==> flow/design.v <==
module SR16(
    input                   clk,
    input                   rst_n,
    input [11:0]             in_r,  
    input [11:0]             in_i,  
    output [11:0]            out_r, 
    output [11:0]            out_i  
);
                    parameter LENGTH = 16;
    integer i;
    reg [11:0] r_bus [LENGTH-1:0];
    reg [11:0] i_bus [LENGTH-1:0];
    assign out_r = r_bus[0];
    assign out_i = i_bus[0];
    always@ (posedge clk or negedge rst_n) begin
        if(!rst_n) begin
            for(i = 0; i < LENGTH; i = i+1) begin
                r_bus[i] <= 0;
                i_bus[i] <= 0;
            end
        end
        else begin
            r_bus[LENGTH-1] <= in_r;
            i_bus[LENGTH-1] <= in_i;
            for(i = 0; i < (LENGTH-1); i = i+1) begin
                r_bus[i] <= r_bus[i+1];
                i_bus[i] <= i_bus[i+1];
            end
        end
    end
endmodule
module SR8(
    input                   clk,
    input                   rst_n,
    input [14:0]            in_r,
    input [14:0]            in_i,
    output [14:0]           out_r,
    output [14:0]           out_i
);
                    parameter LENGTH = 8;
    integer i;
    reg [14:0] r_bus [LENGTH-1:0];
    reg [14:0] i_bus [LENGTH-1:0];
    assign out_r = r_bus[0];
    assign out_i = i_bus[0];
    always@ (posedge clk or negedge rst_n) begin
        if(!rst_n) begin
            for(i = 0; i < LENGTH; i = i+1) begin
                r_bus[i] <= 0;
                i_bus[i] <= 0;
            end
        end
        else begin
            r_bus[LENGTH-1] <= in_r;
            i_bus[LENGTH-1] <= in_i;
            for(i = 0; i < (LENGTH-1); i = i+1) begin
                r_bus[i] <= r_bus[i+1];
                i_bus[i] <= i_bus[i+1];
            end
        end
    end
endmodule
module SR4(
    input                   clk,
    input                   rst_n,
    input [15:0]            in_r,
    input [15:0]            in_i,
    output [15:0]           out_r,
    output [15:0]           out_i
);
                    parameter LENGTH = 4;
    integer i;
    reg [15:0] r_bus [LENGTH-1:0];
    reg [15:0] i_bus [LENGTH-1:0];
    assign out_r = r_bus[0];
    assign out_i = i_bus[0];
    always@ (posedge clk or negedge rst_n) begin
        if(!rst_n) begin
            for(i = 0; i < LENGTH; i = i+1) begin
                r_bus[i] <= 0;
                i_bus[i] <= 0;
            end
        end
        else begin
            r_bus[LENGTH-1] <= in_r;
            i_bus[LENGTH-1] <= in_i;
            for(i = 0; i < (LENGTH-1); i = i+1) begin
                r_bus[i] <= r_bus[i+1];
                i_bus[i] <= i_bus[i+1];
            end
        end
    end
endmodule
module SR2(
    input                   clk,
    input                   rst_n,
    input [16:0]            in_r,
    input [16:0]            in_i,
    output [16:0]           out_r,
    output [16:0]           out_i
);
                    parameter LENGTH = 2;
    integer i;
    reg [16:0] r_bus [LENGTH-1:0];
    reg [16:0] i_bus [LENGTH-1:0];
    assign out_r = r_bus[0];
    assign out_i = i_bus[0];
    always@ (posedge clk or negedge rst_n) begin
        if(!rst_n) begin
            for(i = 0; i < LENGTH; i = i+1) begin
                r_bus[i] <= 0;
                i_bus[i] <= 0;
            end
        end
        else begin
            r_bus[LENGTH-1] <= in_r;
            i_bus[LENGTH-1] <= in_i;
            for(i = 0; i < (LENGTH-1); i = i+1) begin
                r_bus[i] <= r_bus[i+1];
                i_bus[i] <= i_bus[i+1];
            end
        end
    end
endmodule
module SR1(
    input                   clk,
    input                   rst_n,
    input [17:0]            in_r,
    input [17:0]            in_i,
    output [17:0]           out_r,
    output [17:0]           out_i
);
                    parameter LENGTH = 1;
    integer i;
    reg [17:0] r_bus [LENGTH-1:0];
    reg [17:0] i_bus [LENGTH-1:0];
    assign out_r = r_bus[0];
    assign out_i = i_bus[0];
    always@ (posedge clk or negedge rst_n) begin
        if(!rst_n) begin
            for(i = 0; i < LENGTH; i = i+1) begin
                r_bus[i] <= 0;
                i_bus[i] <= 0;
            end
        end
        else begin
            r_bus[LENGTH-1] <= in_r;
            i_bus[LENGTH-1] <= in_i;
            for(i = 0; i < (LENGTH-1); i = i+1) begin
                r_bus[i] <= r_bus[i+1];
                i_bus[i] <= i_bus[i+1];
            end
        end
    end
endmodule
module CTRL16(
    input                       clk,
    input                       rst_n,
    input                       valid_i,
    input signed [10:0]          data_in_r,  
    input signed [10:0]          data_in_i,  
    output reg                  valid_o,         
    output reg [1:0]            state,
    output reg signed [10:0]     data_out_r,  
    output reg signed [10:0]     data_out_i,  
    output reg signed [7:0]     WN_r,
    output reg signed [7:0]     WN_i
);
    parameter IDLE      = 2'b00;
    parameter FIRST     = 2'b01;
    parameter SECOND    = 2'b10;
    parameter WAITING   = 2'b11;
    reg [8:0] count, next_count;
    reg [1:0] next_state;
    reg next_valid_o;
    always@(*) begin
        next_count = count;
        next_state = state;
        next_valid_o = valid_o;
        case(state)
            IDLE: begin
                next_count = 0;
                if(valid_i) begin
                    next_state = WAITING;
                    next_count = 1;
                end
            end
            WAITING: begin
                next_count = count + 1;
                if(count == 16) begin
                    next_state = FIRST;
                    next_valid_o = 1;
                end
            end
            FIRST: begin
                next_count = count + 1;
                if(count == 32) begin
                    next_state = SECOND;
                end
            end
            SECOND: begin
                next_count = count + 1;
                if(count == 48) begin
                    if(valid_i) begin
                        next_state = FIRST;
                        next_count = 17;
                    end
                    else begin
                        next_state = IDLE;
                        next_count = 0;
                        next_valid_o = 0;
                    end
                end
            end
        endcase
    end
    always@(*) begin
        case(count)
            33: begin
                WN_r = 8'b01000000;
                WN_i = 8'b00000000;
            end
            34: begin
                WN_r = 8'b00111110;
                WN_i = 8'b11110011;
            end
            35: begin
                WN_r = 8'b00111011;
                WN_i = 8'b11100111;
            end
            36: begin
                WN_r = 8'b00110101;
                WN_i = 8'b11011100;
            end
            37: begin
                WN_r = 8'b00101101;
                WN_i = 8'b11010010;
            end
            38: begin
                WN_r = 8'b00100011;
                WN_i = 8'b11001010;
            end
            39: begin
                WN_r = 8'b00011000;
                WN_i = 8'b11000100;
            end
            40: begin
                WN_r = 8'b00001100;
                WN_i = 8'b11000001;
            end
            41: begin
                WN_r = 8'b00000000;
                WN_i = 8'b11000000;
            end
            42: begin
                WN_r = 8'b11110011;
                WN_i = 8'b11000001;
            end
            43: begin
                WN_r = 8'b11100111;
                WN_i = 8'b11000100;
            end
            44: begin
                WN_r = 8'b11011100;
                WN_i = 8'b11001010;
            end
            45: begin
                WN_r = 8'b11010010;
                WN_i = 8'b11010010;
            end
            46: begin
                WN_r = 8'b11001010;
                WN_i = 8'b11011100;
            end
            47: begin
                WN_r = 8'b11000100;
                WN_i = 8'b11100111;
            end
            48: begin
                WN_r = 8'b11000001;
                WN_i = 8'b11110011;
            end
            default: begin
                WN_r = 8'b00000000;
                WN_i = 8'b00000000;
            end
        endcase
    end
    always@(posedge clk or negedge rst_n) begin
        if(!rst_n) begin
            state <= IDLE;
            count <= 0;
            data_out_r <= 0;
            data_out_i <= 0;
            valid_o <= 0;
        end
        else begin
            state <= next_state;
            count <= next_count;
            data_out_r <= data_in_r;
            data_out_i <= data_in_i;
            valid_o <= next_valid_o;
        end
    end
endmodule
module CTRL8(
    input                       clk,
    input                       rst_n,
    input                       valid_i,
    input signed [13:0]         data_in_r,
    input signed [13:0]         data_in_i,
    output reg                  valid_o,         
    output reg [1:0]            state,
    output reg signed [13:0]    data_out_r,
    output reg signed [13:0]    data_out_i,
    output reg signed [7:0]     WN_r,
    output reg signed [7:0]     WN_i
);
    parameter IDLE      = 2'b00;
    parameter FIRST     = 2'b01;
    parameter SECOND    = 2'b10;
    parameter WAITING   = 2'b11;
    reg [8:0] count, next_count;
    reg [1:0] next_state;
    reg next_valid_o;
    always@(*) begin
        next_count = count;
        next_state = state;
        next_valid_o = valid_o;
        case(state)
            IDLE: begin
                next_count = 0;
                if(valid_i) begin
                    next_state = WAITING;
                    next_count = 1;
                end
            end
            WAITING: begin
                next_count = count + 1;
                if(count == 8) begin
                    next_state = FIRST;
                    next_valid_o = 1;
                end
            end
            FIRST: begin
                next_count = count + 1;
                if(count == 16) begin
                    next_state = SECOND;
                end
            end
            SECOND: begin
                next_count = count + 1;
                if(count == 24) begin
                    if(valid_i) begin
                        next_state = FIRST;
                        next_count = 9;
                    end
                    else begin
                        next_state = IDLE;
                        next_count = 0;
                        next_valid_o = 0;
                    end
                end
            end
        endcase
    end
    always@(*) begin
        case(count)
            17: begin
                WN_r = 8'b01000000;
                WN_i = 8'b00000000;
            end
            18: begin
                WN_r = 8'b00111011;
                WN_i = 8'b11100111;
            end
            19: begin
                WN_r = 8'b00101101;
                WN_i = 8'b11010010;
            end
            20: begin
                WN_r = 8'b00011000;
                WN_i = 8'b11000100;
            end
            21: begin
                WN_r = 8'b00000000;
                WN_i = 8'b11000000;
            end
            22: begin
                WN_r = 8'b11100111;
                WN_i = 8'b11000100;
            end
            23: begin
                WN_r = 8'b11010010;
                WN_i = 8'b11010010;
            end
            24: begin
                WN_r = 8'b11000100;
                WN_i = 8'b11100111;
            end
            default: begin
                WN_r = 8'b00000000;
                WN_i = 8'b00000000;
            end
        endcase
    end
    always@(posedge clk or negedge rst_n) begin
        if(!rst_n) begin
            state <= IDLE;
            count <= 0;
            data_out_r <= 0;
            data_out_i <= 0;
            valid_o <= 0;
        end
        else begin
            state <= next_state;
            count <= next_count;
            data_out_r <= data_in_r;
            data_out_i <= data_in_i;
            valid_o <= next_valid_o;
        end
    end
endmodule
module CTRL4(
    input                       clk,
    input                       rst_n,
    input                       valid_i,
    input signed [14:0]         data_in_r,
    input signed [14:0]         data_in_i,
    output reg                  valid_o,         
    output reg [1:0]            state,
    output reg signed [14:0]    data_out_r,
    output reg signed [14:0]    data_out_i,
    output reg [7:0]            WN_r,
    output reg [7:0]            WN_i
);
    parameter IDLE      = 2'b00;
    parameter FIRST     = 2'b01;
    parameter SECOND    = 2'b10;
    parameter WAITING   = 2'b11;
    parameter ZERO      = 2'b00;
    parameter ONE       = 2'b01;
    parameter TWO       = 2'b10;
    parameter THREE     = 2'b11;
    reg [8:0] count, next_count;
    reg [1:0] next_state;
    reg next_valid_o;
    always@(*) begin
        next_count = count;
        next_state = state;
        next_valid_o = valid_o;
        case(state)
            IDLE: begin
                next_count = 0;
                if(valid_i) begin
                    next_state = WAITING;
                    next_count = 1;
                end
            end
            WAITING: begin
                next_count = count + 1;
                if(count == 4) begin
                    next_state = FIRST;
                    next_valid_o = 1;
                end
            end
            FIRST: begin
                next_count = count + 1;
                if(count == 8) begin
                    next_state = SECOND;
                end
            end
            SECOND: begin
                next_count = count + 1;
                if(count == 12) begin
                    if(valid_i) begin
                        next_state = FIRST;
                        next_count = 5;
                    end
                    else begin
                        next_state = IDLE;
                        next_count = 0;
                        next_valid_o = 0;
                    end
                end
            end
        endcase
    end
    always@(*) begin
        case(count)
            9: begin
                WN_r = 8'b01000000;
                WN_i = 8'b00000000;
            end
            10: begin
                WN_r = 8'b00101101;
                WN_i = 8'b11010010;
            end
            11: begin
                WN_r = 8'b00000000;
                WN_i = 8'b11000000;
            end
            12: begin
                WN_r = 8'b11010010;
                WN_i = 8'b11010010;
            end
            default: begin
                WN_r = 8'b00000000;
                WN_i = 8'b00000000;
            end
        endcase
    end
    always@(posedge clk or negedge rst_n) begin
        if(!rst_n) begin
            state <= IDLE;
            count <= 0;
            data_out_r <= 0;
            data_out_i <= 0;
            valid_o <= 0;
        end
        else begin
            state <= next_state;
            count <= next_count;
            data_out_r <= data_in_r;
            data_out_i <= data_in_i;
            valid_o <= next_valid_o;
        end
    end
endmodule
module CTRL2(
    input                       clk,
    input                       rst_n,
    input                       valid_i,
    input signed [15:0]         data_in_r,
    input signed [15:0]         data_in_i,
    output reg                  valid_o,         
    output reg [1:0]            state,
    output reg signed [15:0]    data_out_r,
    output reg signed [15:0]    data_out_i,
    output reg [1:0]            WN
);
    parameter IDLE      = 2'b00;
    parameter FIRST     = 2'b01;
    parameter SECOND    = 2'b10;
    parameter WAITING   = 2'b11;
    parameter ZERO      = 2'b00;
    parameter ONE       = 2'b01;
    parameter TWO       = 2'b10;
    parameter THREE     = 2'b11;
    reg [8:0] count, next_count;
    reg [1:0] next_state;
    reg next_valid_o;
    always@(*) begin
        next_count = count;
        next_state = state;
        next_valid_o = valid_o;
        case(state)
            IDLE: begin
                next_count = 0;
                if(valid_i) begin
                    next_state = WAITING;
                    next_count = 1;
                end
            end
            WAITING: begin
                next_count = count + 1;
                if(count == 2) begin
                    next_state = FIRST;
                    next_valid_o = 1;
                end
            end
            FIRST: begin
                next_count = count + 1;
                if(count == 4) begin
                    next_state = SECOND;
                end
            end
            SECOND: begin
                next_count = count + 1;
                if(count == 6) begin
                    if(valid_i) begin
                        next_state = FIRST;
                        next_count = 3;
                    end
                    else begin
                        next_state = IDLE;
                        next_count = 0;
                        next_valid_o = 0;
                    end
                end
            end
        endcase
    end
    always@(*) begin
        case(count)
            5:      WN = ZERO;  
            6:      WN = ONE;   
            default: WN = ZERO;
        endcase
    end
    always@(posedge clk or negedge rst_n) begin
        if(!rst_n) begin
            state <= IDLE;
            count <= 0;
            data_out_r <= 0;
            data_out_i <= 0;
            valid_o <= 0;
        end
        else begin
            state <= next_state;
            count <= next_count;
            data_out_r <= data_in_r;
            data_out_i <= data_in_i;
            valid_o <= next_valid_o;
        end
    end
endmodule
module CTRL1(
    input                       clk,
    input                       rst_n,
    input                       valid_i,
    input signed [16:0]         data_in_r,
    input signed [16:0]         data_in_i,
    output reg                  valid_o,         
    output reg [1:0]            state,
    output reg signed [16:0]    data_out_r,
    output reg signed [16:0]    data_out_i
);
    parameter IDLE      = 2'b00;
    parameter FIRST     = 2'b01;
    parameter SECOND    = 2'b10;
    parameter WAITING   = 2'b11;
    reg [8:0] count, next_count;
    reg [1:0] next_state;
    reg next_valid_o;
    always@(*) begin
        next_count = count;
        next_state = state;
        next_valid_o = valid_o;
        case(state)
            IDLE: begin
                next_count = 0;
                if(valid_i) begin
                    next_state = WAITING;
                    next_count = 1;
                end
            end
            WAITING: begin
                next_count = count + 1;
                if(count == 1) begin
                    next_state = FIRST;
                    next_valid_o = 1;
                end
            end
            FIRST: begin
                next_count = count + 1;
                if(count == 2) begin
                    next_state = SECOND;
                end
            end
            SECOND: begin
                next_count = count + 1;
                if(count == 3) begin
                    if(valid_i) begin
                        next_state = FIRST;
                        next_count = 2;
                    end
                    else begin
                        next_state = IDLE;
                        next_count = 0;
                        next_valid_o = 0;
                    end
                end
            end
        endcase
    end
    always@(posedge clk or negedge rst_n) begin
        if(!rst_n) begin
            state <= IDLE;
            count <= 0;
            data_out_r <= 0;
            data_out_i <= 0;
            valid_o <= 0;
        end
        else begin
            state <= next_state;
            count <= next_count;
            data_out_r <= data_in_r;
            data_out_i <= data_in_i;
            valid_o <= next_valid_o;
        end
    end
endmodule
module BUTTERFLY_R2_1(
    input [1:0]                 state,
    input signed [10:0]          A_r,
    input signed [10:0]          A_i,
    input signed [11:0]          B_r,
    input signed [11:0]          B_i,
    input signed [7:0]          WN_r,
    input signed [7:0]          WN_i,
    output reg signed [13:0]    out_r,
    output reg signed [13:0]    out_i,
    output reg signed [11:0]     SR_r,
    output reg signed [11:0]     SR_i
);
    parameter IDLE      = 2'b00;
    parameter FIRST     = 2'b01;
    parameter SECOND    = 2'b10;
    parameter WAITING   = 2'b11;
    wire signed [19:0] mul13, mul24, mul14, mul23;
    wire signed [20:0] tempA, tempB;
    wire signed [11:0] A_ext_r, A_ext_i;
    wire signed [12:0] ApB_r, ApB_i;
    wire signed [12:0] AmB_r, AmB_i;
    assign A_ext_r = {A_r[10], A_r};
    assign A_ext_i = {A_i[10], A_i};
    assign ApB_r = A_ext_r + B_r;
    assign ApB_i = A_ext_i + B_i;
    assign AmB_r = B_r - A_ext_r;
    assign AmB_i = B_i - A_ext_i;
    assign mul13 = B_r * WN_r;
    assign mul24 = B_i * WN_i;
    assign mul14 = B_r * WN_i;
    assign mul23 = B_i * WN_r;
    assign tempA = mul13 - mul24;
    assign tempB = mul14 + mul23;
    always@(*) begin
        case(state)          
            IDLE: begin
                out_r = 0;
                out_i = 0;
                SR_r = 0;
                SR_i = 0;
            end
            WAITING: begin
                out_r = 0;
                out_i = 0;
                SR_r = A_ext_r;
                SR_i = A_ext_i;
            end
            FIRST: begin
                out_r = {ApB_r[12:0], 1'b0};
                out_i = {ApB_i[12:0], 1'b0};
                SR_r = AmB_r[11:0];  
                SR_i = AmB_i[11:0];
            end
            SECOND: begin
                out_r = {tempA[18:5]};
                out_i = {tempB[18:5]};
                SR_r = A_ext_r;
                SR_i = A_ext_i;
            end
            default: begin
                out_r = 0;
                out_i = 0;
                SR_r = 0;
                SR_i = 0;
            end
        endcase
    end
endmodule
module BUTTERFLY_R2_2(
    input [1:0]                 state,
    input signed [13:0]         A_r,
    input signed [13:0]         A_i,
    input signed [14:0]         B_r,
    input signed [14:0]         B_i,
    input signed [7:0]          WN_r,
    input signed [7:0]          WN_i,
    output reg signed [14:0]    out_r,
    output reg signed [14:0]    out_i,
    output reg signed [14:0]    SR_r,
    output reg signed [14:0]    SR_i
);
    parameter IDLE      = 2'b00;
    parameter FIRST     = 2'b01;
    parameter SECOND    = 2'b10;
    parameter WAITING   = 2'b11;
    wire signed [22:0] mul13, mul24, mul14, mul23;
    wire signed [23:0] tempA, tempB;
    assign mul13 = B_r * WN_r;
    assign mul24 = B_i * WN_i;
    assign mul14 = B_r * WN_i;
    assign mul23 = B_i * WN_r;
    assign tempA = mul13 - mul24;
    assign tempB = mul14 + mul23;
    always@(*) begin
        case(state)          
            IDLE: begin
                out_r = 0;
                out_i = 0;
                SR_r = 0;
                SR_i = 0;
            end
            WAITING: begin
                out_r = 0;
                out_i = 0;
                SR_r = {A_r[13], A_r};
                SR_i = {A_i[13], A_i};
            end
            FIRST: begin
                out_r = $signed({A_r[13], A_r}) + B_r;
                out_i = $signed({A_i[13], A_i}) + B_i;
                SR_r = B_r - $signed({A_r[13], A_r});  
                SR_i = B_i - $signed({A_i[13], A_i});
            end
            SECOND: begin
                out_r = tempA[20:6];
                out_i = tempB[20:6];
                SR_r = {A_r[13], A_r};
                SR_i = {A_i[13], A_i};
            end
            default: begin
                out_r = 0;
                out_i = 0;
                SR_r = 0;
                SR_i = 0;
            end
        endcase
    end
endmodule
module BUTTERFLY_R2_3(
    input [1:0]                 state,
    input signed [14:0]         A_r,
    input signed [14:0]         A_i,
    input signed [15:0]         B_r,
    input signed [15:0]         B_i,
    input signed [7:0]          WN_r,
    input signed [7:0]          WN_i,
    output reg signed [15:0]    out_r,
    output reg signed [15:0]    out_i,
    output reg signed [15:0]    SR_r,
    output reg signed [15:0]    SR_i
);
    parameter IDLE      = 2'b00;
    parameter FIRST     = 2'b01;
    parameter SECOND    = 2'b10;
    parameter WAITING   = 2'b11;
    parameter ZERO      = 2'b00;
    parameter ONE       = 2'b01;
    parameter TWO       = 2'b10;
    parameter THREE     = 2'b11;
    wire signed [23:0] mul13, mul24, mul14, mul23;
    wire signed [24:0] tempA, tempB;
    assign mul13 = B_r * WN_r;
    assign mul24 = B_i * WN_i;
    assign mul14 = B_r * WN_i;
    assign mul23 = B_i * WN_r;
    assign tempA = mul13 - mul24;
    assign tempB = mul14 + mul23;
    always@(*) begin
        case(state)          
            IDLE: begin
                out_r = 0;
                out_i = 0;
                SR_r = 0;
                SR_i = 0;
            end
            WAITING: begin
                out_r = 0;
                out_i = 0;
                SR_r = {A_r[14], A_r};
                SR_i = {A_i[14], A_i};
            end
            FIRST: begin
                out_r = $signed({A_r[14], A_r}) + B_r;
                out_i = $signed({A_i[14], A_i}) + B_i;
                SR_r = B_r - $signed({A_r[14], A_r});  
                SR_i = B_i - $signed({A_i[14], A_i});
            end
            SECOND: begin
                out_r = tempA[21:6];
                out_i = tempB[21:6];
                SR_r = {A_r[14], A_r};
                SR_i = {A_i[14], A_i};
            end
            default: begin
                out_r = 0;
                out_i = 0;
                SR_r = 0;
                SR_i = 0;
            end
        endcase
    end
endmodule
module BUTTERFLY_R2_4(
    input [1:0]                 state,
    input signed [15:0]         A_r,
    input signed [15:0]         A_i,
    input signed [16:0]         B_r,
    input signed [16:0]         B_i,
    input [1:0]                 WN,
    output reg signed [16:0]    out_r,
    output reg signed [16:0]    out_i,
    output reg signed [16:0]    SR_r,
    output reg signed [16:0]    SR_i
);
    parameter IDLE      = 2'b00;
    parameter FIRST     = 2'b01;
    parameter SECOND    = 2'b10;
    parameter WAITING   = 2'b11;
    parameter ZERO      = 2'b00;
    parameter ONE       = 2'b01;
    parameter TWO       = 2'b10;
    parameter THREE     = 2'b11;
    wire [16:0] B_r_neg;
    assign B_r_neg = ~B_r + 1;
    always@(*) begin
        case(state)          
            IDLE: begin
                out_r = 0;
                out_i = 0;
                SR_r = 0;
                SR_i = 0;
            end
            WAITING: begin
                out_r = 0;
                out_i = 0;
                SR_r = {A_r[15], A_r};
                SR_i = {A_i[15], A_i};
            end
            FIRST: begin
                out_r = $signed({A_r[15], A_r}) + B_r;
                out_i = $signed({A_i[15], A_i}) + B_i;
                SR_r = B_r - $signed({A_r[15], A_r});  
                SR_i = B_i - $signed({A_i[15], A_i});
            end
            SECOND: begin
                case(WN)
                    ZERO: begin
                        out_r = B_r;
                        out_i = B_i;
                    end
                    ONE: begin
                        out_r = B_i;
                        out_i = B_r_neg;
                    end
                    default: begin
                        out_r = B_r;
                        out_i = B_i;
                    end
                endcase
                SR_r = {A_r[15], A_r};
                SR_i = {A_i[15], A_i};
            end
            default: begin
                out_r = 0;
                out_i = 0;
                SR_r = 0;
                SR_i = 0;
            end
        endcase
    end
endmodule
module BUTTERFLY_R2_5(
    input [1:0]                 state,
    input signed [16:0]         A_r,
    input signed [16:0]         A_i,
    input signed [17:0]         B_r,
    input signed [17:0]         B_i,
    output reg signed [16:0]    out_r,
    output reg signed [16:0]    out_i,
    output reg signed [17:0]    SR_r,
    output reg signed [17:0]    SR_i
);
    parameter IDLE      = 2'b00;
    parameter FIRST     = 2'b01;
    parameter SECOND    = 2'b10;
    parameter WAITING   = 2'b11;
    always@(*) begin
        case(state)          
            IDLE: begin
                out_r = 0;
                out_i = 0;
                SR_r = 0;
                SR_i = 0;
            end
            WAITING: begin
                out_r = 0;
                out_i = 0;
                SR_r = {A_r[16], A_r};
                SR_i = {A_i[16], A_i};
            end
            FIRST: begin
                out_r = $signed({A_r[16], A_r}) + B_r[17:0];
                out_i = $signed({A_i[16], A_i}) + B_i[17:0];
                SR_r = B_r - $signed({A_r[16], A_r});  
                SR_i = B_i - $signed({A_i[16], A_i});
            end
            SECOND: begin
                out_r = B_r[16:0];
                out_i = B_i[16:0];
                SR_r = {A_r[16], A_r};
                SR_i = {A_i[16], A_i};
            end
            default: begin
                out_r = 0;
                out_i = 0;
                SR_r = 0;
                SR_i = 0;
            end
        endcase
    end
endmodule
module STAGE1(
    input                   clk,
    input                   rst_n,
    input                   valid_i,
    input signed [10:0]      data_in_r,
    input signed [10:0]      data_in_i,
    output                  valid_o,
    output signed [13:0]    data_out_r,
    output signed [13:0]    data_out_i
);
    reg  [10:0] data_in_r_r, data_in_i_r;
    reg  valid_i_r;
    wire [1:0] state_bus;
    wire [7:0] WN_r_bus, WN_i_bus;
    wire [11:0] SR_r_bus, SR_i_bus;
    wire [11:0] FB_r_bus, FB_i_bus;
    wire [10:0] data_r_bus, data_i_bus;
    CTRL16 Control_unit(
        .clk(clk),
        .rst_n(rst_n),
        .valid_i(valid_i_r),
        .data_in_r(data_in_r_r),
        .data_in_i(data_in_i_r),
        .valid_o(valid_o),
        .state(state_bus),
        .data_out_r(data_r_bus),
        .data_out_i(data_i_bus),
        .WN_r(WN_r_bus),
        .WN_i(WN_i_bus)
    );
    SR16 shiftregister(
        .clk(clk),
        .rst_n(rst_n),
        .in_r(SR_r_bus),
        .in_i(SR_i_bus),
        .out_r(FB_r_bus),
        .out_i(FB_i_bus)
    );
    BUTTERFLY_R2_1 butterfly(
        .state(state_bus),
        .A_r(data_r_bus),
        .A_i(data_i_bus),
        .B_r(FB_r_bus),
        .B_i(FB_i_bus),
        .WN_r(WN_r_bus),
        .WN_i(WN_i_bus),
        .out_r(data_out_r),
        .out_i(data_out_i),
        .SR_r(SR_r_bus),
        .SR_i(SR_i_bus)
    );
    always@(posedge clk or negedge rst_n) begin
        if(!rst_n) begin
            data_in_r_r <= 0;
            data_in_i_r <= 0;
            valid_i_r <= 0;
        end
        else begin
            data_in_r_r <= data_in_r;
            data_in_i_r <= data_in_i;
            valid_i_r <= valid_i;
        end
    end
endmodule
module STAGE2(
    input                   clk,
    input                   rst_n,
    input                   valid_i,
    input signed [13:0]     data_in_r,
    input signed [13:0]     data_in_i,
    output                  valid_o,
    output signed [14:0]    data_out_r,
    output signed [14:0]    data_out_i
);
    reg  [13:0] data_in_r_r, data_in_i_r;
    reg  valid_i_r;
    wire [1:0] state_bus;
    wire [7:0] WN_r_bus, WN_i_bus;
    wire [14:0] SR_r_bus, SR_i_bus;
    wire [14:0] FB_r_bus, FB_i_bus;
    wire [13:0] data_r_bus, data_i_bus;
    CTRL8 Control_unit(
        .clk(clk),
        .rst_n(rst_n),
        .valid_i(valid_i_r),
        .data_in_r(data_in_r_r),
        .data_in_i(data_in_i_r),
        .valid_o(valid_o),
        .state(state_bus),
        .data_out_r(data_r_bus),
        .data_out_i(data_i_bus),
        .WN_r(WN_r_bus),
        .WN_i(WN_i_bus)
    );
    SR8 shiftregister(
        .clk(clk),
        .rst_n(rst_n),
        .in_r(SR_r_bus),
        .in_i(SR_i_bus),
        .out_r(FB_r_bus),
        .out_i(FB_i_bus)
    );
    BUTTERFLY_R2_2 butterfly(
        .state(state_bus),
        .A_r(data_r_bus),
        .A_i(data_i_bus),
        .B_r(FB_r_bus),
        .B_i(FB_i_bus),
        .WN_r(WN_r_bus),
        .WN_i(WN_i_bus),
        .out_r(data_out_r),
        .out_i(data_out_i),
        .SR_r(SR_r_bus),
        .SR_i(SR_i_bus)
    );
    always@(posedge clk or negedge rst_n) begin
        if(!rst_n) begin
            data_in_r_r <= 0;
            data_in_i_r <= 0;
            valid_i_r <= 0;
        end
        else begin
            data_in_r_r <= data_in_r;
            data_in_i_r <= data_in_i;
            valid_i_r <= valid_i;
        end
    end
endmodule
module STAGE3(
    input                   clk,
    input                   rst_n,
    input                   valid_i,
    input signed [14:0]     data_in_r,
    input signed [14:0]     data_in_i,
    output                  valid_o,
    output signed [15:0]    data_out_r,
    output signed [15:0]    data_out_i
);
    reg  [14:0] data_in_r_r, data_in_i_r;
    reg  valid_i_r;
    wire [1:0] state_bus;
    wire [7:0] WN_r_bus, WN_i_bus;
    wire [15:0] SR_r_bus, SR_i_bus;
    wire [15:0] FB_r_bus, FB_i_bus;
    wire [14:0] data_r_bus, data_i_bus;
    CTRL4 Control_unit(
        .clk(clk),
        .rst_n(rst_n),
        .valid_i(valid_i_r),
        .data_in_r(data_in_r_r),
        .data_in_i(data_in_i_r),
        .valid_o(valid_o),
        .state(state_bus),
        .data_out_r(data_r_bus),
        .data_out_i(data_i_bus),
        .WN_r(WN_r_bus),
        .WN_i(WN_i_bus)
    );
    SR4 shiftregister(
        .clk(clk),
        .rst_n(rst_n),
        .in_r(SR_r_bus),
        .in_i(SR_i_bus),
        .out_r(FB_r_bus),
        .out_i(FB_i_bus)
    );
    BUTTERFLY_R2_3 butterfly(
        .state(state_bus),
        .A_r(data_r_bus),
        .A_i(data_i_bus),
        .B_r(FB_r_bus),
        .B_i(FB_i_bus),
        .WN_r(WN_r_bus),
        .WN_i(WN_i_bus),
        .out_r(data_out_r),
        .out_i(data_out_i),
        .SR_r(SR_r_bus),
        .SR_i(SR_i_bus)
    );
    always@(posedge clk or negedge rst_n) begin
        if(!rst_n) begin
            data_in_r_r <= 0;
            data_in_i_r <= 0;
            valid_i_r <= 0;
        end
        else begin
            data_in_r_r <= data_in_r;
            data_in_i_r <= data_in_i;
            valid_i_r <= valid_i;
        end
    end
endmodule
module STAGE4(
    input                   clk,
    input                   rst_n,
    input                   valid_i,
    input signed [15:0]     data_in_r,
    input signed [15:0]     data_in_i,
    output                  valid_o,
    output signed [16:0]    data_out_r,
    output signed [16:0]    data_out_i
);
    reg  [15:0] data_in_r_r, data_in_i_r;
    reg  valid_i_r;
    wire [1:0] state_bus;
    wire [1:0] WN;
    wire [16:0] SR_r_bus, SR_i_bus;
    wire [16:0] FB_r_bus, FB_i_bus;
    wire [15:0] data_r_bus, data_i_bus;
    CTRL2 Control_unit(
        .clk(clk),
        .rst_n(rst_n),
        .valid_i(valid_i_r),
        .data_in_r(data_in_r_r),
        .data_in_i(data_in_i_r),
        .valid_o(valid_o),
        .state(state_bus),
        .data_out_r(data_r_bus),
        .data_out_i(data_i_bus),
        .WN(WN)
    );
    SR2 shiftregister(
        .clk(clk),
        .rst_n(rst_n),
        .in_r(SR_r_bus),
        .in_i(SR_i_bus),
        .out_r(FB_r_bus),
        .out_i(FB_i_bus)
    );
    BUTTERFLY_R2_4 butterfly(
        .state(state_bus),
        .A_r(data_r_bus),
        .A_i(data_i_bus),
        .B_r(FB_r_bus),
        .B_i(FB_i_bus),
        .WN(WN),
        .out_r(data_out_r),
        .out_i(data_out_i),
        .SR_r(SR_r_bus),
        .SR_i(SR_i_bus)
    );
    always@(posedge clk or negedge rst_n) begin
        if(!rst_n) begin
            data_in_r_r <= 0;
            data_in_i_r <= 0;
            valid_i_r <= 0;
        end
        else begin
            data_in_r_r <= data_in_r;
            data_in_i_r <= data_in_i;
            valid_i_r <= valid_i;
        end
    end
endmodule
module STAGE5(
    input                   clk,
    input                   rst_n,
    input                   valid_i,
    input signed [16:0]     data_in_r,
    input signed [16:0]     data_in_i,
    output                  valid_o,
    output signed [16:0]    data_out_r,
    output signed [16:0]    data_out_i
);
    reg  [16:0] data_in_r_r, data_in_i_r;
    reg  valid_i_r;
    wire [1:0] state_bus;
    wire [17:0] SR_r_bus, SR_i_bus;
    wire [17:0] FB_r_bus, FB_i_bus;
    wire [16:0] data_r_bus, data_i_bus;
    CTRL1 Control_unit(
        .clk(clk),
        .rst_n(rst_n),
        .valid_i(valid_i_r),
        .data_in_r(data_in_r_r),
        .data_in_i(data_in_i_r),
        .valid_o(valid_o),
        .state(state_bus),
        .data_out_r(data_r_bus),
        .data_out_i(data_i_bus)
    );
    SR1 shiftregister(
        .clk(clk),
        .rst_n(rst_n),
        .in_r(SR_r_bus),
        .in_i(SR_i_bus),
        .out_r(FB_r_bus),
        .out_i(FB_i_bus)
    );
    BUTTERFLY_R2_5 butterfly(
        .state(state_bus),
        .A_r(data_r_bus),
        .A_i(data_i_bus),
        .B_r(FB_r_bus),
        .B_i(FB_i_bus),
        .out_r(data_out_r),
        .out_i(data_out_i),
        .SR_r(SR_r_bus),
        .SR_i(SR_i_bus)
    );
    always@(posedge clk or negedge rst_n) begin
        if(!rst_n) begin
            data_in_r_r <= 0;
            data_in_i_r <= 0;
            valid_i_r <= 0;
        end
        else begin
            data_in_r_r <= data_in_r;
            data_in_i_r <= data_in_i;
            valid_i_r <= valid_i;
        end
    end
endmodule
module SORTING(
    clk,
    rst_n,
    start_sorting,
    out_r,
    out_i,
    answer,
    seq
);
input                 clk, rst_n, start_sorting;
input  [16:0]         out_r;
input  [16:0]         out_i;
output [16:0]         answer;
output reg            seq;
integer i, j;
reg [8:0] count, next_count;
reg next_finish;
reg [16:0] answer_moved;
reg start, next_start;
reg [16:0] result[0:63];
reg [16:0] next_result_r[0:31];
reg [16:0] next_result_i[0:31];
assign answer = answer_moved;
always@(*) begin
    next_count = count;
    next_finish = seq;
    next_start = start;
    if(start_sorting || start) begin
        next_count = count + 1; 
        next_start = 1;
    end
    case(count)
        32: answer_moved = result[0];
        33: answer_moved = result[1];
        34: answer_moved = result[2];
        35: answer_moved = result[3];
        36: answer_moved = result[4];
        37: answer_moved = result[5];
        38: answer_moved = result[6];
        39: answer_moved = result[7];
        40: answer_moved = result[8];
        41: answer_moved = result[9];
        42: answer_moved = result[10];
        43: answer_moved = result[11];
        44: answer_moved = result[12];
        45: answer_moved = result[13];
        46: answer_moved = result[14];
        47: answer_moved = result[15];
        48: answer_moved = result[16];
        49: answer_moved = result[17];
        50: answer_moved = result[18];
        51: answer_moved = result[19];
        52: answer_moved = result[20];
        53: answer_moved = result[21];
        54: answer_moved = result[22];
        55: answer_moved = result[23];
        56: answer_moved = result[24];
        57: answer_moved = result[25];
        58: answer_moved = result[26];
        59: answer_moved = result[27];
        60: answer_moved = result[28];
        61: answer_moved = result[29];
        62: answer_moved = result[30];
        63: answer_moved = result[31];
        64: answer_moved = result[32];
        65: answer_moved = result[33];
        66: answer_moved = result[34];
        67: answer_moved = result[35];
        68: answer_moved = result[36];
        69: answer_moved = result[37];
        70: answer_moved = result[38];
        71: answer_moved = result[39];
        72: answer_moved = result[40];
        73: answer_moved = result[41];
        74: answer_moved = result[42];
        75: answer_moved = result[43];
        76: answer_moved = result[44];
        77: answer_moved = result[45];
        78: answer_moved = result[46];
        79: answer_moved = result[47];
        80: answer_moved = result[48];
        81: answer_moved = result[49];
        82: answer_moved = result[50];
        83: answer_moved = result[51];
        84: answer_moved = result[52];
        85: answer_moved = result[53];
        86: answer_moved = result[54];
        87: answer_moved = result[55];
        88: answer_moved = result[56];
        89: answer_moved = result[57];
        90: answer_moved = result[58];
        91: answer_moved = result[59];
        92: answer_moved = result[60];
        93: answer_moved = result[61];
        94: answer_moved = result[62];
        95: answer_moved = result[63];
        default: begin
            answer_moved = 0;
        end    
    endcase
    if(count == 31) next_finish = 1;
    if(count == 95) begin
        next_finish = 0;
        next_start = 0;
        next_count = 0;
    end
end
always@(*) begin
    for (i = 0; i < 32; i = i+1) begin
        next_result_r[i] = result[i];
        next_result_i[i] = result[i+32];
    end
    case(count)
        0 : begin
            if(start_sorting) begin
                next_result_r[0] = out_r;
                next_result_i[0] = out_i;
            end
        end
        1 : begin
            next_result_r[16] = out_r;
            next_result_i[16] = out_i;
        end
        2 : begin
            next_result_r[8] = out_r;
            next_result_i[8] = out_i;
        end
        3 : begin
            next_result_r[24] = out_r;
            next_result_i[24] = out_i;
        end
        4 : begin
            next_result_r[4] = out_r;
            next_result_i[4] = out_i;
        end
        5 : begin
            next_result_r[20] = out_r;
            next_result_i[20] = out_i;
        end
        6 : begin
            next_result_r[12] = out_r;
            next_result_i[12] = out_i;
        end
        7 : begin
            next_result_r[28] = out_r;
            next_result_i[28] = out_i;
        end
        8 : begin
            next_result_r[2] = out_r;
            next_result_i[2] = out_i;
        end
        9 : begin
            next_result_r[18] = out_r;
            next_result_i[18] = out_i;
        end
        10 : begin
            next_result_r[10] = out_r;
            next_result_i[10] = out_i;
        end
        11 : begin
            next_result_r[26] = out_r;
            next_result_i[26] = out_i;
        end
        12 : begin
            next_result_r[6] = out_r;
            next_result_i[6] = out_i;
        end
        13 : begin
            next_result_r[22] = out_r;
            next_result_i[22] = out_i;
        end
        14 : begin
            next_result_r[14] = out_r;
            next_result_i[14] = out_i;
        end
        15 : begin
            next_result_r[30] = out_r;
            next_result_i[30] = out_i;
        end
        16 : begin
            next_result_r[1] = out_r;
            next_result_i[1] = out_i;
        end
        17 : begin
            next_result_r[17] = out_r;
            next_result_i[17] = out_i;
        end
        18 : begin
            next_result_r[9] = out_r;
            next_result_i[9] = out_i;
        end
        19 : begin
            next_result_r[25] = out_r;
            next_result_i[25] = out_i;
        end
        20 : begin
            next_result_r[5] = out_r;
            next_result_i[5] = out_i;
        end
        21 : begin
            next_result_r[21] = out_r;
            next_result_i[21] = out_i;
        end
        22 : begin
            next_result_r[13] = out_r;
            next_result_i[13] = out_i;
        end
        23 : begin
            next_result_r[29] = out_r;
            next_result_i[29] = out_i;
        end
        24 : begin
            next_result_r[3] = out_r;
            next_result_i[3] = out_i;
        end
        25 : begin
            next_result_r[19] = out_r;
            next_result_i[19] = out_i;
        end
        26 : begin
            next_result_r[11] = out_r;
            next_result_i[11] = out_i;
        end
        27 : begin
            next_result_r[27] = out_r;
            next_result_i[27] = out_i;
        end
        28 : begin
            next_result_r[7] = out_r;
            next_result_i[7] = out_i;
        end
        29 : begin
            next_result_r[23] = out_r;
            next_result_i[23] = out_i;
        end
        30 : begin
            next_result_r[15] = out_r;
            next_result_i[15] = out_i;
        end
        31 : begin
            next_result_r[31] = out_r;
            next_result_i[31] = out_i;
        end
        default: begin
            for (i = 0; i < 32; i = i+1) begin
                next_result_r[i] = result[i];
                next_result_i[i] = result[i+32];
            end
        end
    endcase
end
always@(posedge clk or negedge rst_n) begin
    if(!rst_n)begin
        count <= 0;
        seq <= 0;
        start <= 0;
        for (i = 0; i < 32; i = i+1) begin
            result[i] <= 0;
            result[i+32] <= 0;
        end
    end
    else begin
        count <= next_count;
        seq <= next_finish;
        start <= next_start;
        for (i = 0; i < 32; i = i+1) begin
            result[i] <= next_result_r[i];
            result[i+32] <= next_result_i[i];
        end
    end
end
endmodule
module FFT(
    input                   clk,
    input                   rst_n,
    input                   valid_i,
    input signed [10:0]      x_r,
    output                  finish,
    output signed [16:0]    answer
);
    wire [0:3] valid_o_bus;
    wire [13:0] data_r_bus_1, data_i_bus_1;
    wire [14:0] data_r_bus_2, data_i_bus_2;
    wire [15:0] data_r_bus_3, data_i_bus_3;
    wire [16:0] data_r_bus_4, data_i_bus_4;
    wire [16:0] X_r, X_i;
    wire         done;
    STAGE1 stg1(
        .clk(clk),
        .rst_n(rst_n),
        .valid_i(valid_i),
        .data_in_r(x_r),
        .data_in_i(11'd0),
        .valid_o(valid_o_bus[0]),
        .data_out_r(data_r_bus_1),
        .data_out_i(data_i_bus_1)
    );
    STAGE2 stg2(
        .clk(clk),
        .rst_n(rst_n),
        .valid_i(valid_o_bus[0]),
        .data_in_r(data_r_bus_1),
        .data_in_i(data_i_bus_1),
        .valid_o(valid_o_bus[1]),
        .data_out_r(data_r_bus_2),
        .data_out_i(data_i_bus_2)
    );
    STAGE3 stg3(
        .clk(clk),
        .rst_n(rst_n),
        .valid_i(valid_o_bus[1]),
        .data_in_r(data_r_bus_2),
        .data_in_i(data_i_bus_2),
        .valid_o(valid_o_bus[2]),
        .data_out_r(data_r_bus_3),
        .data_out_i(data_i_bus_3)
    );
    STAGE4 stg4(
        .clk(clk),
        .rst_n(rst_n),
        .valid_i(valid_o_bus[2]),
        .data_in_r(data_r_bus_3),
        .data_in_i(data_i_bus_3),
        .valid_o(valid_o_bus[3]),
        .data_out_r(data_r_bus_4),
        .data_out_i(data_i_bus_4)
    );
    STAGE5 stg5(
        .clk(clk),
        .rst_n(rst_n),
        .valid_i(valid_o_bus[3]),
        .data_in_r(data_r_bus_4),
        .data_in_i(data_i_bus_4),
        .valid_o(done),
        .data_out_r(X_r),
        .data_out_i(X_i)
    );
    SORTING sort(
        .clk(clk),
        .rst_n(rst_n),
        .start_sorting(done),
        .out_r(X_r),
        .out_i(X_i),
        .answer(answer),
        .seq(finish)
);
endmodule
# Tool chain data of FFT
# Tool output for the design above, in the order of the flow.
# Lines are those of the file above, counted from 1.
# Cell names lack the library's common part.
# Not given: --
[setup]
top_module = "FFT"
clk_port = "clk"
library = "sky130hd"
pvt_corner = "tt_025C_1v80"

# Elaborated design
# Counts by Yosys on the flattened word-level netlist (proc, flatten, opt, wreduce). Print and check cells are left out.
# Yosys's memory passes give these memory sizes; they may raise the number of words (mostly to a power of two), join words into wider ones and drop unused or constant bits.
[word_totals]
wordCells = 520
regBits = 2290
memories = 2
romBits = 1504
[memory_table]
columns = ["name", "words", "width", "read_ports", "write_ports", "line_no", "source"]
rows = [
  ["(no name shown)", 64, 16, 1, 0, 218, "case(count)"],
  ["(no name shown)", 32, 15, 1, 0, 368, "case(count)"],
]
[classes]
n_addsub = 31
reduce_and_logical = 44
mul = 12
eq_ne = 154
bitwise = 6
muxes = 104
[ops]
columns = ["operator", "n"]
rows = [
  ["17-bit case mux with 64-bit select", 1],
  ["16-bit by 8-bit multiplier with 22-bit output", 4],
  ["15-bit by 8-bit multiplier with 21-bit output", 4],
  ["12-bit by 8-bit multiplier with 19-bit output", 4],
  ["9-bit by 6-bit equality test with 1-bit output (second input constant)", 34],
  ["17-bit case mux with 3-bit select", 6],
  ["9-bit by 7-bit equality test with 1-bit output (second input constant)", 32],
  ["16-bit case mux with 3-bit select", 4],
  ["15-bit case mux with 3-bit select", 4],
  ["9-bit by 5-bit equality test with 1-bit output (second input constant)", 19],
  ["9-bit case mux with 3-bit select", 5],
  ["9-bit by 4-bit equality test with 1-bit output (second input constant)", 14],
  ["18-bit case mux with 3-bit select", 2],
  ["14-bit case mux with 3-bit select", 2],
  ["9-bit by 3-bit equality test with 1-bit output (second input constant)", 7],
  ["9-bit 2-to-1 mux", 7],
  ["9-bit by 1-bit adder with 9-bit output (second input constant)", 6],
  ["9-bit by 2-bit equality test with 1-bit output (second input constant)", 5],
  ["2-bit 2-to-1 mux", 22],
  ["2-bit OR reduction", 21],
  ["2-bit != test (second input constant)", 20],
  ["4-bit AND reduction", 10],
  ["2-bit case mux with 4-bit select", 5],
  ["18-bit by 17-bit subtractor with 18-bit output", 2],
  ["12-bit case mux with 3-bit select", 1],
  ["16-bit by 17-bit adder with 17-bit output", 2],
  ["17-bit by 16-bit subtractor with 17-bit output", 2],
  ["17-bit adder", 2],
]
# Other operator kinds: 37; their cells: 104.

# Depth
# Yosys ltp: most cells in a row. Word level: on the elaborated netlist, between registers, memories and ports. Mapped: between sequential cells and ports; inverters and the memories' decode and read muxes count.
[depth]
ltp_word = 6
ABC_AREA = 1
ltp_mapped = 35

# After synthesis
# The flow's flattened synthesis, as Yosys stat reports it; memories are mapped. The netlist is that of the ABC_AREA named above (0 if unset); the other value can give another one.
# Totals and module areas in this step are rounded.
[synth_totals]
stdcells = 15341
flip_flops = 2298
area_mm2 = 0.1378
buf_cells = 585
[types]
columns = ["cell", "n", "area_total_um2"]
rows = [
  ["dfrtp_1", 2293, 5.74E+04],
  ["fa_1", 1065, 2.13E+04],
  ["nand2_1", 3320, 1.25E+04],
  ["inv_1", 2550, 9571.68],
  ["ha_1", 723, 9.05E+03],
  ["o21ai_0", 1291, 6.46E+03],
  ["nor2_1", 1261, 4733.29],
  ["a21oi_1", 480, 2.4E+03],
  ["nand3_1", 335, 1.68E+03],
  ["clkbuf_1", 426, 1.6E+03],
  ["o22ai_1", 166, 1.04E+03],
  ["nand4_1", 146, 913.376],
  ["a22o_1", 100, 875.84],
  ["nor3_1", 153, 765.734],
  ["xor2_1", 78, 683.155],
  ["a31oi_1", 107, 669.392],
  ["a221oi_1", 72, 630.605],
  ["buf_2", 100, 500.48],
]
# Not listed: further types 59, cells in them 675.

# Worst setup path after synthesis
# Source: OpenSTA report_checks on the synthesized netlist (no wires, ideal clock, input and output delay 20% of the period each), path of least setup slack; recovery checks are left aside. Register names are those of the netlist, which keeps one name where synthesis merged equal registers.
[synth_timing]
path_kind = "register to register"
startpoint = "register stg1.Control_unit.count[1]"
endpoint = "register stg2.data_in_r_r[9]"
driving_pins = 31
setup_time_ns = 0.135
n_path_buf = 1
clock_period_ns = 10.0
setup_slack_ns = 3.620
t_required_ns = 9.865
path_delay_ns = 6.380
arrival_ns = 6.245
launch_ns = 0.000
period_less_setup_slack_ns = 6.38
# "path_delay_ns" is the arrival time less input delay plus setup time.
# "driving_pins": output pins that drive a net of the path, with the launching flip-flop's if there is one; two outputs of one cell count as two.
# "period_less_setup_slack_ns" is the clock period less the worst setup slack; recovery checks do not enter. This is arithmetic on one report: input and output delays are still those of the set period (20% each).
# The rows between start and end are the longest chain of elaborated cells between them; the timing report does not say that the signal goes this way. Where chains are equally long, one stands for them.
# Each line given opens the expression or statement behind the cell; cells for indexed reads and writes are added by Yosys, which also makes memories of some case tables.
# The chain passes a memory read, where the word-level depth is cut; so it can be longer than that depth.
[synth_via]
cell_sequence = "dfrtp_1 > inv_1 > ha_1 > nand2_1 > inv_1 > o21ai_0 > nand3_1 > inv_1 > clkbuf_1 > nand2_1 > fa_1 > inv_1 > fa_1 > inv_1 > fa_1 > inv_1 > fa_1 > fa_1 > inv_1 > fa_1 > inv_1 > ha_1 > a21oi_1 > o21ai_0 > a21oi_1 > nand2_1 > nand2_1 > nand2_1 > or2_2 > nand3_1 > o21ai_0"
elab_chain_cells = 5
[synth_rtl]
columns = ["element", "line_no", "source"]
rows = [
  ["start: declaration", 173, "reg [8:0] count, next_count;"],
  ["start: assignment", 292, "count <= 0;"],
  ["start: assignment", 299, "count <= next_count;"],
  ["memory 64 x 16 bit", 218, "case(count)"],
  ["16-bit 2-to-1 mux", 218, ""],
  ["12-bit by 8-bit multiplier with 19-bit output", 722, "assign mul13 = B_r * WN_r;"],
  ["19-bit subtractor", 726, "assign tempA = mul13 - mul24;"],
  ["14-bit case mux with 3-bit select", 729, "case(state)"],
  ["end: assignment", 1123, "data_in_r_r <= 0;"],
  ["end: assignment", 1128, "data_in_r_r <= data_in_r;"],
  ["end: declaration", 1080, "reg  [13:0] data_in_r_r, data_in_i_r;"],
]

# Path in the finished layout
# From the final timing report of job 1: the path of least setup slack in the routed layout; clock arrival at registers is part of the times.
[layout_timing]
path_kind = "register to register"
startpoint = "register stg1.Control_unit.count[1]"
endpoint = "register stg2.data_in_i_r[8]"
clock_period_ns = 8.33
driving_pins = 31
n_path_buf = 0
arrival_ns = 8.61
setup_slack_ns = 0.51
launch_ns = 0.96
t_required_ns = 9.11
setup_time_ns = 0.11
# The rows between start and end are the longest chain of elaborated cells between them; the timing report does not say that the signal goes this way. Where chains are equally long, one stands for them.
# The chain passes a memory read, where the word-level depth is cut; so it can be longer than that depth.
[layout_via]
cell_sequence = "dfrtp_1 > inv_1 > ha_1 > nand2_1 > nor2_1 > nor2_1 > nand3_1 > nand2_1 > clkinvlp_4 > nand2_1 > fa_1 > fa_1 > fa_1 > inv_1 > fa_1 > fa_1 > inv_1 > fa_1 > inv_1 > ha_1 > nand2_1 > o21ai_0 > inv_1 > nand2_1 > nand2_1 > nand2_1 > nand2_1 > nand2_1 > nand2_1 > nand3_1 > nand2_1"
elab_chain_cells = 5
[layout_rtl]
columns = ["element", "line_no", "source"]
rows = [
  ["start: declaration", 173, "reg [8:0] count, next_count;"],
  ["start: assignment", 292, "count <= 0;"],
  ["start: assignment", 299, "count <= next_count;"],
  ["memory 64 x 16 bit", 218, "case(count)"],
  ["16-bit 2-to-1 mux", 218, ""],
  ["12-bit by 8-bit multiplier with 19-bit output", 724, "assign mul14 = B_r * WN_i;"],
  ["19-bit adder", 727, "assign tempB = mul14 + mul23;"],
  ["14-bit case mux with 3-bit select", 729, "case(state)"],
  ["end: assignment", 1124, "data_in_i_r <= 0;"],
  ["end: assignment", 1129, "data_in_i_r <= data_in_i;"],
  ["end: declaration", 1080, "reg  [13:0] data_in_r_r, data_in_i_r;"],
]

# Flow measurements of FFT on sky130hd: 5 stored runs with different settings, listed in no order. Input and output delays are each 20% of the period that was set; the output load is 0.01 pF.
# "achievedPeriod_ns" means the clock period less the worst setup slack. The figure is calculated, with input and output delays left at 20% of the set period.
# "power_mw" is the tool's figure for a default switching activity; nothing was simulated.
# The results are shown rounded.

[[run]]
name = "job 1"
[run.settings]
ABC_AREA = 1
CAP_MARGIN = 10
CELL_PAD_IN_SITES_DETAIL_PLACEMENT = 2
CELL_PAD_IN_SITES_GLOBAL_PLACEMENT = 2
CORE_MARGIN = 3
CORE_UTILIZATION = 42
CTS_CLUSTER_DIAMETER = 110
CTS_CLUSTER_SIZE = 65
GPL_ROUTABILITY_DRIVEN = 0
GPL_TIMING_DRIVEN = 1
MIN_ROUTING_LAYER = "met1"
PLACE_DENSITY_LB_ADDON = 0.03
SETUP_SLACK_MARGIN = 0.11
SLEW_MARGIN = 40
TNS_END_PERCENT = 85
period_ns = 8.33
[run.results]
yosys.chip_area_mm2 = 0.1378
die_area_mm2 = 0.3349
util_pct = 45.8
worst_setup_slack_ns = 0.506
tns_setup_ns = 0.000
hold_ws_ns = 0.288
power_mw = 18.81
achievedPeriod_ns = 7.824

[[run]]
name = "job 2"
[run.settings]
ABC_AREA = 1
CAP_MARGIN = 15
CELL_PAD_IN_SITES_GLOBAL_PLACEMENT = 2
CORE_ASPECT_RATIO = 0.9
CORE_MARGIN = 4
CORE_UTILIZATION = 33
CTS_CLUSTER_DIAMETER = 249
CTS_CLUSTER_SIZE = 82
GPL_ROUTABILITY_DRIVEN = 1
GPL_TIMING_DRIVEN = 0
HOLD_SLACK_MARGIN = 0.26
MAX_ROUTING_LAYER = "met4"
SETUP_SLACK_MARGIN = 0.06
SLEW_MARGIN = 5
TNS_END_PERCENT = 40
period_ns = 6.62
[run.results]
yosys.chip_area_mm2 = 0.1378
die_area_mm2 = 0.4278
util_pct = 38.0
worst_setup_slack_ns = -0.178
tns_setup_ns = -0.674
hold_ws_ns = 0.262
power_mw = 20.11
achievedPeriod_ns = 6.798

[[run]]
name = "job 3"
[run.settings]
period_ns = 10.0
CAP_MARGIN = 20
CORE_MARGIN = 2
CORE_UTILIZATION = 40
SLEW_MARGIN = 20
[run.results]
yosys.chip_area_mm2 = 0.1333
die_area_mm2 = 0.3378
util_pct = 44.7
worst_setup_slack_ns = 1.340
tns_setup_ns = 0.000
hold_ws_ns = 0.273
power_mw = 19.39
achievedPeriod_ns = 8.660

[[run]]
name = "job 4"
[run.settings]
ABC_AREA = 1
CAP_MARGIN = 35
CELL_PAD_IN_SITES_DETAIL_PLACEMENT = 0
CORE_MARGIN = 5
CORE_UTILIZATION = 46
CTS_CLUSTER_DIAMETER = 335
GPL_TIMING_DRIVEN = 1
HOLD_SLACK_MARGIN = 0.14
MAX_ROUTING_LAYER = "met5"
PLACE_DENSITY_LB_ADDON = 0.08
SLEW_MARGIN = 25
period_ns = 11.8
[run.results]
yosys.chip_area_mm2 = 0.1378
die_area_mm2 = 0.3105
util_pct = 50.9
worst_setup_slack_ns = 3.386
tns_setup_ns = 0.000
hold_ws_ns = 0.254
power_mw = 16.28
achievedPeriod_ns = 8.414

[[run]]
name = "job 5"
[run.settings]
CORE_UTILIZATION = 61
period_ns = 8.83
CAP_MARGIN = 20
CORE_MARGIN = 2
SLEW_MARGIN = 20
[run.results]
yosys.chip_area_mm2 = 0.1333
die_area_mm2 = 0.2222
util_pct = 67.1
worst_setup_slack_ns = 0.490
tns_setup_ns = 0.000
hold_ws_ns = 0.258
power_mw = 21.22
achievedPeriod_ns = 8.340
